==> flow/design.v <==
module fpadder (output logic [31:0] sum, output logic ready,
                input logic [31:0] a, input logic clock, nreset);
    logic [31:0] m,n;       
    logic [1:0] exp;
	logic sign; 
    logic adding, stopOp, infNum, abSum, notNum, bigNum;    
	logic [7:0] exp_m, exp_n;        						  
	logic [22:0] manti_m, manti_n;						 
	logic [23:0] manti_m2, manti_n2, manti_m1, manti_n1;	 
	logic sign_m, sign_n;		 
    assign sign_m = m[31];
    assign sign_n = n[31];
    assign exp_m = {m[30:23]};
    assign exp_n = {n[30:23]};
    assign manti_m = {m[22:0]};
    assign manti_n = {n[22:0]};
	assign manti_m2 = {1'b1, manti_m};
	assign manti_n2 = {1'b1, manti_n};
	always_comb 
      begin
        notNum = (exp_m == 255 & manti_m != 0) || (exp_n == 255 & manti_n != 0);  
		bigNum = (exp_m == 255 & manti_m == 0) || (exp_n == 255 & manti_n == 0);
      end 
    always_comb 
      begin
        exp = (exp_m > exp_n)? 2'b10 : (exp_m < exp_n)? 2'b01 : 2'b00;
        sign = (sign_m == sign_n)? '1 : '0;
      end
    always_comb
      begin
          if (exp == 2'b10) begin
            manti_n1 = manti_n2 >> (exp_m - exp_n);       
			manti_m1 = manti_m2;  
			end
          else if (exp == 2'b01) begin
            manti_m1 = manti_m2 >> (exp_n - exp_m);
			manti_n1 = manti_n2;	
			end
          else begin
			manti_m1 = manti_m2; 
			manti_n1 = manti_n2;	
			end
      end                                                
    logic [24:0] manti_m3, manti_n3, sum_manti;
    logic [7:0]  sum_exp;
    logic sum_sign;
    assign manti_m3 = {1'b0, manti_m1[23:0]};
    assign manti_n3 = {1'b0, manti_n1[23:0]};
    always_ff @(posedge clock, negedge nreset)      
      if(!nreset) begin
      	sum_manti <= 0;
        sum_exp <= 0; 
        sum_sign <= 0; end
      else if (adding == '1) begin	 
        if (sign == '1) begin               
        sum_manti <= (manti_n3 + manti_m3);    
		sum_exp <= (exp ==  2'b10)? exp_m : exp_n;
        sum_sign <= sign_m; end
        else if (sign == '0 & exp == 2'b10) begin
      	sum_manti <= manti_m3 - manti_n3;
		sum_exp <= exp_m; 
        sum_sign <= sign_m; end
        else if (sign == '0 & exp == 2'b01) begin
      	sum_manti <= manti_n3 - manti_m3;
      	sum_exp <= exp_n; 
        sum_sign <= sign_n; end
        else if (sign == '0 & exp == 2'b00) begin
       	sum_manti <= (manti_m3 > manti_n3)? (manti_m3 - manti_n3) : (manti_m3 < manti_n3)? (manti_n3 - manti_m3) : 25'h1000000;
      	sum_exp <= (manti_m3 > manti_n3)? exp_m : (manti_m3 < manti_n3)? exp_n : 8'h0; 
        sum_sign <= (manti_m3 > manti_n3)? sign_m : (manti_m3 < manti_n3)? sign_n : '0; end 	end
	  else if (stopOp == 1) begin
		sum_manti[24:23] <= 2'b01;
		sum_manti[22:0] <= 23'h7fffff;
      	sum_exp <= 8'hff; 
        sum_sign <= '0; end
	  else if (infNum == 1) begin
		if (sign == 1) begin			 
			sum_manti[24:23] <= 2'b01;
			sum_manti[22:0] <= 0;
			sum_exp <= 8'hff; 
			sum_sign <= sign_m; end	
		else begin						 
			sum_manti[24:23] <= 2'b01;
			sum_manti[22:0] <= 0;
			sum_exp <= (exp == 2'b0) ? 8'h0 : 8'hff; 
			sum_sign <= (exp == 2'b10)? sign_m : (exp == 2'b01)? sign_n : 1'b0; end	end				
      always_ff @(posedge clock, negedge nreset)
		if(!nreset)
			sum <= 0;
		else if(abSum == 1) begin
        if (sum_manti[24] == 1)	begin 
			if (sum_exp == 254)						 
				sum <= {sum_sign, 8'hff, 23'b0};      
			else if (sum_exp == 0 & sum_manti[22:0] == 0)
				sum <= 0;
			else 
				sum <= {sum_sign, sum_exp + 8'b1, sum_manti[23:1]}; end			
        else begin
			if (sum_manti[23] == 1)
			sum <= {sum_sign, sum_exp, sum_manti[22:0]};  
			else if (sum_manti[22] == 1)
			sum <= {sum_sign, (sum_exp - 8'h1), sum_manti[21:0], 1'b0}; 
			else if (sum_manti[21] == 1)
			sum <= {sum_sign, (sum_exp - 8'h2), sum_manti[20:0], 2'b0};
			else if (sum_manti[20] == 1)
			sum <= {sum_sign, (sum_exp - 8'h3), sum_manti[19:0], 3'b0};
			else if (sum_manti[19] == 1)
			sum <= {sum_sign, (sum_exp - 8'h4), sum_manti[18:0], 4'b0};
			else if (sum_manti[18] == 1)
			sum <= {sum_sign, (sum_exp - 8'h5), sum_manti[17:0], 5'b0}; 
			else if (sum_manti[17] == 1)
			sum <= {sum_sign, (sum_exp - 8'h6), sum_manti[16:0], 6'b0};
			else if (sum_manti[16] == 1)
			sum <= {sum_sign, (sum_exp - 8'h7), sum_manti[15:0], 7'b0};
			else if (sum_manti[15] == 1)
			sum <= {sum_sign, (sum_exp - 8'h8), sum_manti[14:0], 8'b0};
			else if (sum_manti[14] == 1)
			sum <= {sum_sign, (sum_exp - 8'h9), sum_manti[13:0], 9'b0}; 
			else if (sum_manti[13] == 1)
			sum <= {sum_sign, (sum_exp - 8'ha), sum_manti[12:0], 10'b0};
			else if (sum_manti[12] == 1)
			sum <= {sum_sign, (sum_exp - 8'hb), sum_manti[11:0], 11'b0};
			else if (sum_manti[11] == 1)
			sum <= {sum_sign, (sum_exp - 8'hc), sum_manti[10:0], 12'b0};
			else if (sum_manti[10] == 1)
			sum <= {sum_sign, (sum_exp - 8'hd), sum_manti[9:0], 13'b0}; 
			else if (sum_manti[9] == 1)
			sum <= {sum_sign, (sum_exp - 8'he), sum_manti[8:0], 14'b0};
			else if (sum_manti[8] == 1)
			sum <= {sum_sign, (sum_exp - 8'hf), sum_manti[7:0], 15'b0};
			else if (sum_manti[7] == 1)
			sum <= {sum_sign, (sum_exp - 8'h10), sum_manti[6:0], 16'b0};
			else if (sum_manti[6] == 1)
			sum <= {sum_sign, (sum_exp - 8'h11), sum_manti[5:0], 17'b0};
			else if (sum_manti[5] == 1)
			sum <= {sum_sign, (sum_exp - 8'h12), sum_manti[4:0], 18'b0};
			else if (sum_manti[4] == 1)
			sum <= {sum_sign, (sum_exp - 8'h13), sum_manti[3:0], 19'b0};
			else if (sum_manti[3] == 1)
			sum <= {sum_sign, (sum_exp - 8'h14), sum_manti[2:0], 20'b0}; 
			else if (sum_manti[2] == 1)
			sum <= {sum_sign, (sum_exp - 8'h15), sum_manti[1:0], 21'b0};
			else if (sum_manti[1] == 1)
			sum <= {sum_sign, (sum_exp - 8'h16), sum_manti[0], 22'b0};
			else if (sum_manti[0] == 1)
			sum <= {sum_sign, (sum_exp - 8'h17), 23'b0};
			end
			end
	enum {start, loadN1, loadN2, pred, asblSum, stop} state;
    always_ff @(posedge clock, negedge nreset)
    	if(!nreset)begin
    		state <= start;
			m <= 0;
			n <= 0;
			ready <= 0;
			infNum <= 0;
			stopOp <= 0;
			adding <= 0;
			abSum <= 0;  end
    	else begin
			ready <= 0;
			infNum <= 0;
			stopOp <= 0;
			adding <= 0;
			abSum <= 0;
			case(state)
				start:begin
					state <= loadN1; end
				loadN1:begin
					n <= a;
					state <= loadN2; end
				loadN2:begin
					m <= a;
					state <= pred; end
				pred: begin
					state <= asblSum;
					if (!notNum & bigNum)
						infNum <= 1;
					else if (notNum)
						stopOp <= 1;
					else
						adding <= 1; end
				asblSum:begin
					state <= stop;
					abSum <= 1; end
				stop:begin
					ready <= 1;
					state <= start; end				
            endcase
			end		
endmodule
Step by step through the tools: fpadder
The steps from the RTL of fpadder to its reports follow in flow order.
Lines are those of the file above, counted from 1.
Library cell names are shortened.
A cell with - has no value.
Inputs
  design top: fpadder
  clock input: clock
  standard-cell library: sky130hd
  corner: tt_025C_1v80

Word-level counts
Counts by Yosys on the flattened word-level netlist (proc, flatten, opt, wreduce; memories kept). Register bits leave out memories and registers merged into their read ports (data or address). Print and check cells are left out. Cells with the same type and inputs are merged into one.
Storage and ports
  flip-flop bits (word level): 167
  output and inout port bits: 33
Cells by class
  bitwise logic cells: 10
  muxes and demuxes: 84
  shift operators: 2
  reduce/logical cells: 16
  equal/unequal tests: 12
  magnitude comparators: 4
  add/subtract/negate cells: 29
Operators with widths (number)
  32-bit 2-to-1 mux: 27
  32-bit case mux with 6-bit select: 1
  23-bit 2-to-1 mux: 7
  8-bit 2-to-1 mux: 12
  24-bit 2-to-1 mux: 3
  23-bit logical NOT: 3
  32-bit by 2-bit equality test with 1-bit output (second input constant): 2
  32-bit by 3-bit equality test with 1-bit output (second input constant): 2
  8-bit by 4-bit subtractor with 8-bit output (second input constant): 8
  8-bit by 5-bit subtractor with 8-bit output (second input constant): 8
  24-bit by 24-bit subtractor with 25-bit output: 2
  25-bit 2-to-1 mux: 2
  24-bit by 8-bit right shift with 24-bit output: 2
  23-bit nonzero test: 2
  32-bit by 1-bit equality test with 1-bit output (second input constant): 1
  32-bit logical NOT: 1
  8-bit by 3-bit subtractor with 8-bit output (second input constant): 4
  24-bit by 24-bit adder with 25-bit output: 1
  25-bit nonzero test: 1
  24-bit > comparator: 1
  24-bit < comparator: 1
  8-bit equality test (second input constant): 3
  1-bit 2-to-1 mux: 24
  8-bit by 2-bit subtractor with 8-bit output (second input constant): 2
  8-bit subtractor: 2
  2-bit 2-to-1 mux: 8
  1-bit bitwise AND: 9
  8-bit by 1-bit adder with 8-bit output (second input constant): 1
Not listed: further kinds 15, cells in them 17.

Depth
Yosys ltp: most cells in a row. Word level: on the elaborated netlist, between registers, memories and ports. Mapped: between sequential cells and ports; inverters and the memories' decode and read muxes count.
Logic depth
  word-level depth: 26
  ABC_AREA: 0
  gate-level depth with buffers: 33
  mapped depth without buffers: 30

Mapped cells and area
Yosys stat after the flow's synthesis: flattened, memories mapped to cells. It holds for the ABC_AREA given above (unset counts as 0); a run with the other value may have another netlist.
Cell types (number)
  dfrtp_1: 139
  ha_1: 107
  a21oi_1: 249
  nand2_1: 258
  o21ai_0: 163
  mux2_2: 65
  nor2_1: 174
  mux2i_1: 65
  clkbuf_1: 163
  mux4_2: 22
  xnor2_1: 56
  a211oi_1: 61
  a221oi_1: 48
  inv_1: 102
  nand3_1: 55
  a31oi_1: 38
  a221o_1: 23
  a21o_1: 30
Not listed: further types 66, cells in them 533.
Mapped netlist
  flip-flops: 140
  chip area (Yosys): 17606.9 µm²
  cell count: 2351
  buffer cells: 208
  area of sequential cells: 3504.6 µm²

Worst setup path after synthesis
Source: OpenSTA report_checks on the synthesized netlist (no wires, ideal clock, input and output delay 20% of the period each), path of least setup slack; recovery checks are left aside. Register names are those of the netlist, which keeps one name where synthesis merged equal registers.
Path after synthesis
  path kind: reg-to-reg
  start point: reg m[23]
  end point: reg sum_manti[22]
  slack: 13.373 ns
  period: 20.0 ns
  data required time: 19.917 ns
  arrival time: 6.544 ns
  stages: 29
  delay of the path: 6.627 ns
  library setup time: 0.083 ns
  synthesis period reached: 6.627 ns
"delay of the path" = arrival - input delay + setup time.
"stages": output pins that drive a net of the path, with the launching flip-flop's if there is one; two outputs of one cell count as two.
"synthesis period reached" = period - worst setup slack (recovery checks aside). The figure is calculated, with input and output delays left at 20% of the set period.
The rows between start and end are the longest chain of elaborated cells between them; the timing report does not say that the signal goes this way. Where chains are equally long, one stands for them.
A line is the first line of the expression or statement that the cell stems from. Yosys adds cells for indexed reads and writes and turns some case tables into memories.
A register here has more assigning lines than the two given.
Between the ends, after synthesis
  path through: dfrtp_1 -> inv_1 -> ha_1 -> fa_1 -> nor2b_1 -> o31ai_1 -> and2_1 -> nor2_4 -> a31oi_4 -> a311oi_2 -> mux2i_1 -> buf_2 -> nand4_1 -> o211ai_1 -> o21ai_1 -> o31ai_1 -> inv_1 -> ha_1 -> a21oi_1 -> o21ai_1 -> a211oi_1 -> a2bb2oi_1 -> a31o_2 -> a21oi_1 -> a21o_1 -> nand2_1 -> o21a_1 -> o221a_2 -> o22ai_1
  cells in the longest elaborated chain: 14
  elaborated cells between the ends (all ways): 31
  those cells by class: add/sub: 5; compare: 4; eq/ne: 3; shift: 2; mux: 12; logic: 3; reduce/logical: 2
Ends and longest elaborated chain, after synthesis
  from (decl): line 3  | logic [31:0] m,n;
  from (assign): line 153  | m <= 0;
  from (assign): line 173  | m <= a;
  8-bit < comparator: line 26  | exp = (exp_m > exp_n)? 2'b10 : (exp_m < exp_n)? 2'b01 : 2'b00;
  1-bit 2-to-1 mux: line 26
  2-bit 2-to-1 mux: line 26
  2-bit by 1-bit equality test with 1-bit output: line 35  | else if (exp == 2'b01) begin
  24-bit 2-to-1 mux: line 35
  24-bit 2-to-1 mux: line 31  | if (exp == 2'b10) begin
  24-bit by 24-bit subtractor with 25-bit output: line 68  | sum_manti <= (manti_m3 > manti_n3)? (manti_m3 - manti_n3) : (manti_m3 < manti_n3)? (manti_n3 - manti_m3) : 25' ...
  25-bit 2-to-1 mux x2: line 68
  23-bit 2-to-1 mux: line 67  | else if (sign == '0 & exp == 2'b00) begin
  23-bit 2-to-1 mux: line 63  | else if (sign == '0 & exp == 2'b01) begin
  23-bit 2-to-1 mux: line 59  | else if (sign == '0 & exp == 2'b10) begin
  23-bit 2-to-1 mux: line 55  | if (sign == '1) begin
  23-bit 2-to-1 mux: line 54  | else if (adding == '1) begin
  to (assign): line 56  | sum_manti <= (manti_n3 + manti_m3);
  to (assign): line 60  | sum_manti <= manti_m3 - manti_n3;
  to (decl): line 44  | logic [24:0] manti_m3, manti_n3, sum_manti;

Worst path after layout
From the final timing report of flow run A: the path of least setup slack in the routed layout; clock arrival at registers is part of the times.
Path post-layout
  path kind: reg-to-reg
  start point: reg n[30]
  end point: reg sum_manti[22]
  stages: 31
  data required time: 7.37 ns
  arrival time: 6.94 ns
  library setup time: 0.15 ns
  slack: 0.43 ns
  period: 7.05 ns
The rows between start and end are the longest chain of elaborated cells between them; the timing report does not say that the signal goes this way. Where chains are equally long, one stands for them.
A register here has more assigning lines than the two given.
Between the ends, post-layout
  path through: dfrtp_1 -> inv_1 -> ha_4 -> nand2_1 -> or4_4 -> o21ai_4 -> nor2_4 -> buf_6 -> mux2i_4 -> mux2i_2 -> buf_4 -> mux2_4 -> nor3_4 -> a21oi_4 -> o211a_4 -> o31ai_4 -> ha_2 -> inv_2 -> fa_2 -> o21ba_4 -> or4_4 -> a31oi_4 -> o32ai_4 -> nand3_2 -> a31oi_4 -> o31a_1 -> o21bai_1 -> a21oi_2 -> xnor2_1 -> o221a_2 -> o22ai_1
  cells in the longest elaborated chain: 14
  elaborated cells between the ends (all ways): 31
  those cells by class: add/sub: 5; compare: 4; eq/ne: 3; shift: 2; mux: 12; logic: 3; reduce/logical: 2
Ends and longest elaborated chain, post-layout
  from (decl): line 3  | logic [31:0] m,n;
  from (assign): line 154  | n <= 0;
  from (assign): line 170  | n <= a;
  8-bit < comparator: line 26  | exp = (exp_m > exp_n)? 2'b10 : (exp_m < exp_n)? 2'b01 : 2'b00;
  1-bit 2-to-1 mux: line 26
  2-bit 2-to-1 mux: line 26
  2-bit by 1-bit equality test with 1-bit output: line 35  | else if (exp == 2'b01) begin
  24-bit 2-to-1 mux: line 35
  24-bit 2-to-1 mux: line 31  | if (exp == 2'b10) begin
  24-bit by 24-bit subtractor with 25-bit output: line 68  | sum_manti <= (manti_m3 > manti_n3)? (manti_m3 - manti_n3) : (manti_m3 < manti_n3)? (manti_n3 - manti_m3) : 25' ...
  25-bit 2-to-1 mux x2: line 68
  23-bit 2-to-1 mux: line 67  | else if (sign == '0 & exp == 2'b00) begin
  23-bit 2-to-1 mux: line 63  | else if (sign == '0 & exp == 2'b01) begin
  23-bit 2-to-1 mux: line 59  | else if (sign == '0 & exp == 2'b10) begin
  23-bit 2-to-1 mux: line 55  | if (sign == '1) begin
  23-bit 2-to-1 mux: line 54  | else if (adding == '1) begin
  to (assign): line 56  | sum_manti <= (manti_n3 + manti_m3);
  to (assign): line 60  | sum_manti <= manti_m3 - manti_n3;
  to (decl): line 44  | logic [24:0] manti_m3, manti_n3, sum_manti;

==> results <==
Measured data: module fpadder, platform sky130hd, 2 stored runs of the flow under differing settings, order arbitrary. Input and output delays are each 20% of the period that was set; the output load is 0.01 pF.
"achieved clock period (ns)" means the clock period less the worst setup slack. The figure is calculated, with input and output delays left at 20% of the set period.
"worst setup path time (ns)": the worst setup path's part of the clock period (all of it between registers, 20% less for each end at a port) less its slack. A launch clock that arrives late makes it longer, a capture clock that arrives late makes it shorter.
By "finish__power__total" is meant OpenSTA's value without simulated activity: inputs other than the clock are taken to toggle once in ten clock periods, and the tool carries that through the logic.

Flow files of flow run A
==> flow/run.sh <==
#!/bin/bash
# the make line also repeats the synthesis and layout settings of config.mk as NAME=value (left out here)
make -C /OpenROAD-flow-scripts/flow DESIGN_CONFIG=/design/flow/config.mk WORK_HOME=/design/flow/orfs CLKGATE_MAP_FILE= finish
==> flow/config.mk <==
export PLATFORM = sky130hd
export DESIGN_NAME = fpadder
export DESIGN_NICKNAME = fpadder
export VERILOG_FILES = /design/flow/design.v
export SDC_FILE = /design/flow/constraint.sdc
export NUM_CORES = 4
export LEC_CHECK = 0
export CAP_MARGIN = 20
export CORE_MARGIN = 8
export CORE_UTILIZATION = 60
export CTS_CLUSTER_DIAMETER = 59
export GPL_TIMING_DRIVEN = 1
export HOLD_SLACK_MARGIN = 0.16
export PLACE_DENSITY = 0.36
export SETUP_SLACK_MARGIN = 1.96
export SLEW_MARGIN = 20
export TNS_END_PERCENT = 60
==> flow/constraint.sdc <==
create_clock -name core_clock -period 7.05 [get_ports {clock}]
set_input_delay 1.4100 -clock core_clock [delete_from_list [all_inputs] [get_ports {clock}]]
set_output_delay 1.4100 -clock core_clock [all_outputs]
set_load 0.01 [all_outputs]

report of flow run A
yosys chip area after synthesis (um^2): 17606.9
finish__design__die__area: 35083.2
finish__design__instance__area__stdcell: 21503.1
finish__timing__setup__ws: 0.431
finish__timing__setup__tns: 0.000
finish__timing__hold__ws: 0.355
finish__power__total: 1.807e-03
achieved clock period (ns): 6.619
worst setup path time (ns): 6.62
worst setup path kind: reg-to-reg

Flow files of flow run B
==> flow/run.sh <==
#!/bin/bash
# the make line also repeats the synthesis and layout settings of config.mk as NAME=value (left out here)
make -C /OpenROAD-flow-scripts/flow DESIGN_CONFIG=/design/flow/config.mk WORK_HOME=/design/flow/orfs CLKGATE_MAP_FILE= finish
==> flow/config.mk <==
export PLATFORM = sky130hd
export DESIGN_NAME = fpadder
export DESIGN_NICKNAME = fpadder
export VERILOG_FILES = /design/flow/design.v
export SDC_FILE = /design/flow/constraint.sdc
export NUM_CORES = 4
export LEC_CHECK = 0
export ABC_AREA = 1
export CAP_MARGIN = 25
export CORE_ASPECT_RATIO = 0.74
export CORE_MARGIN = 2
export CORE_UTILIZATION = 24
export CTS_CLUSTER_DIAMETER = 227
export CTS_CLUSTER_SIZE = 61
export MIN_ROUTING_LAYER = met2
export PLACE_DENSITY_LB_ADDON = 0.09
export SLEW_MARGIN = 25
==> flow/constraint.sdc <==
create_clock -name core_clock -period 6.47 [get_ports {clock}]
set_input_delay 1.2940 -clock core_clock [delete_from_list [all_inputs] [get_ports {clock}]]
set_output_delay 1.2940 -clock core_clock [all_outputs]
set_load 0.01 [all_outputs]

report of flow run B
yosys chip area after synthesis (um^2): 17275.3
finish__design__die__area: 74167.0
finish__design__instance__area__stdcell: 24270.8
finish__timing__setup__ws: 0.158
finish__timing__setup__tns: 0.000
finish__timing__hold__ws: 0.349
finish__power__total: 2.003e-03
achieved clock period (ns): 6.312
worst setup path time (ns): 6.31
worst setup path kind: reg-to-reg
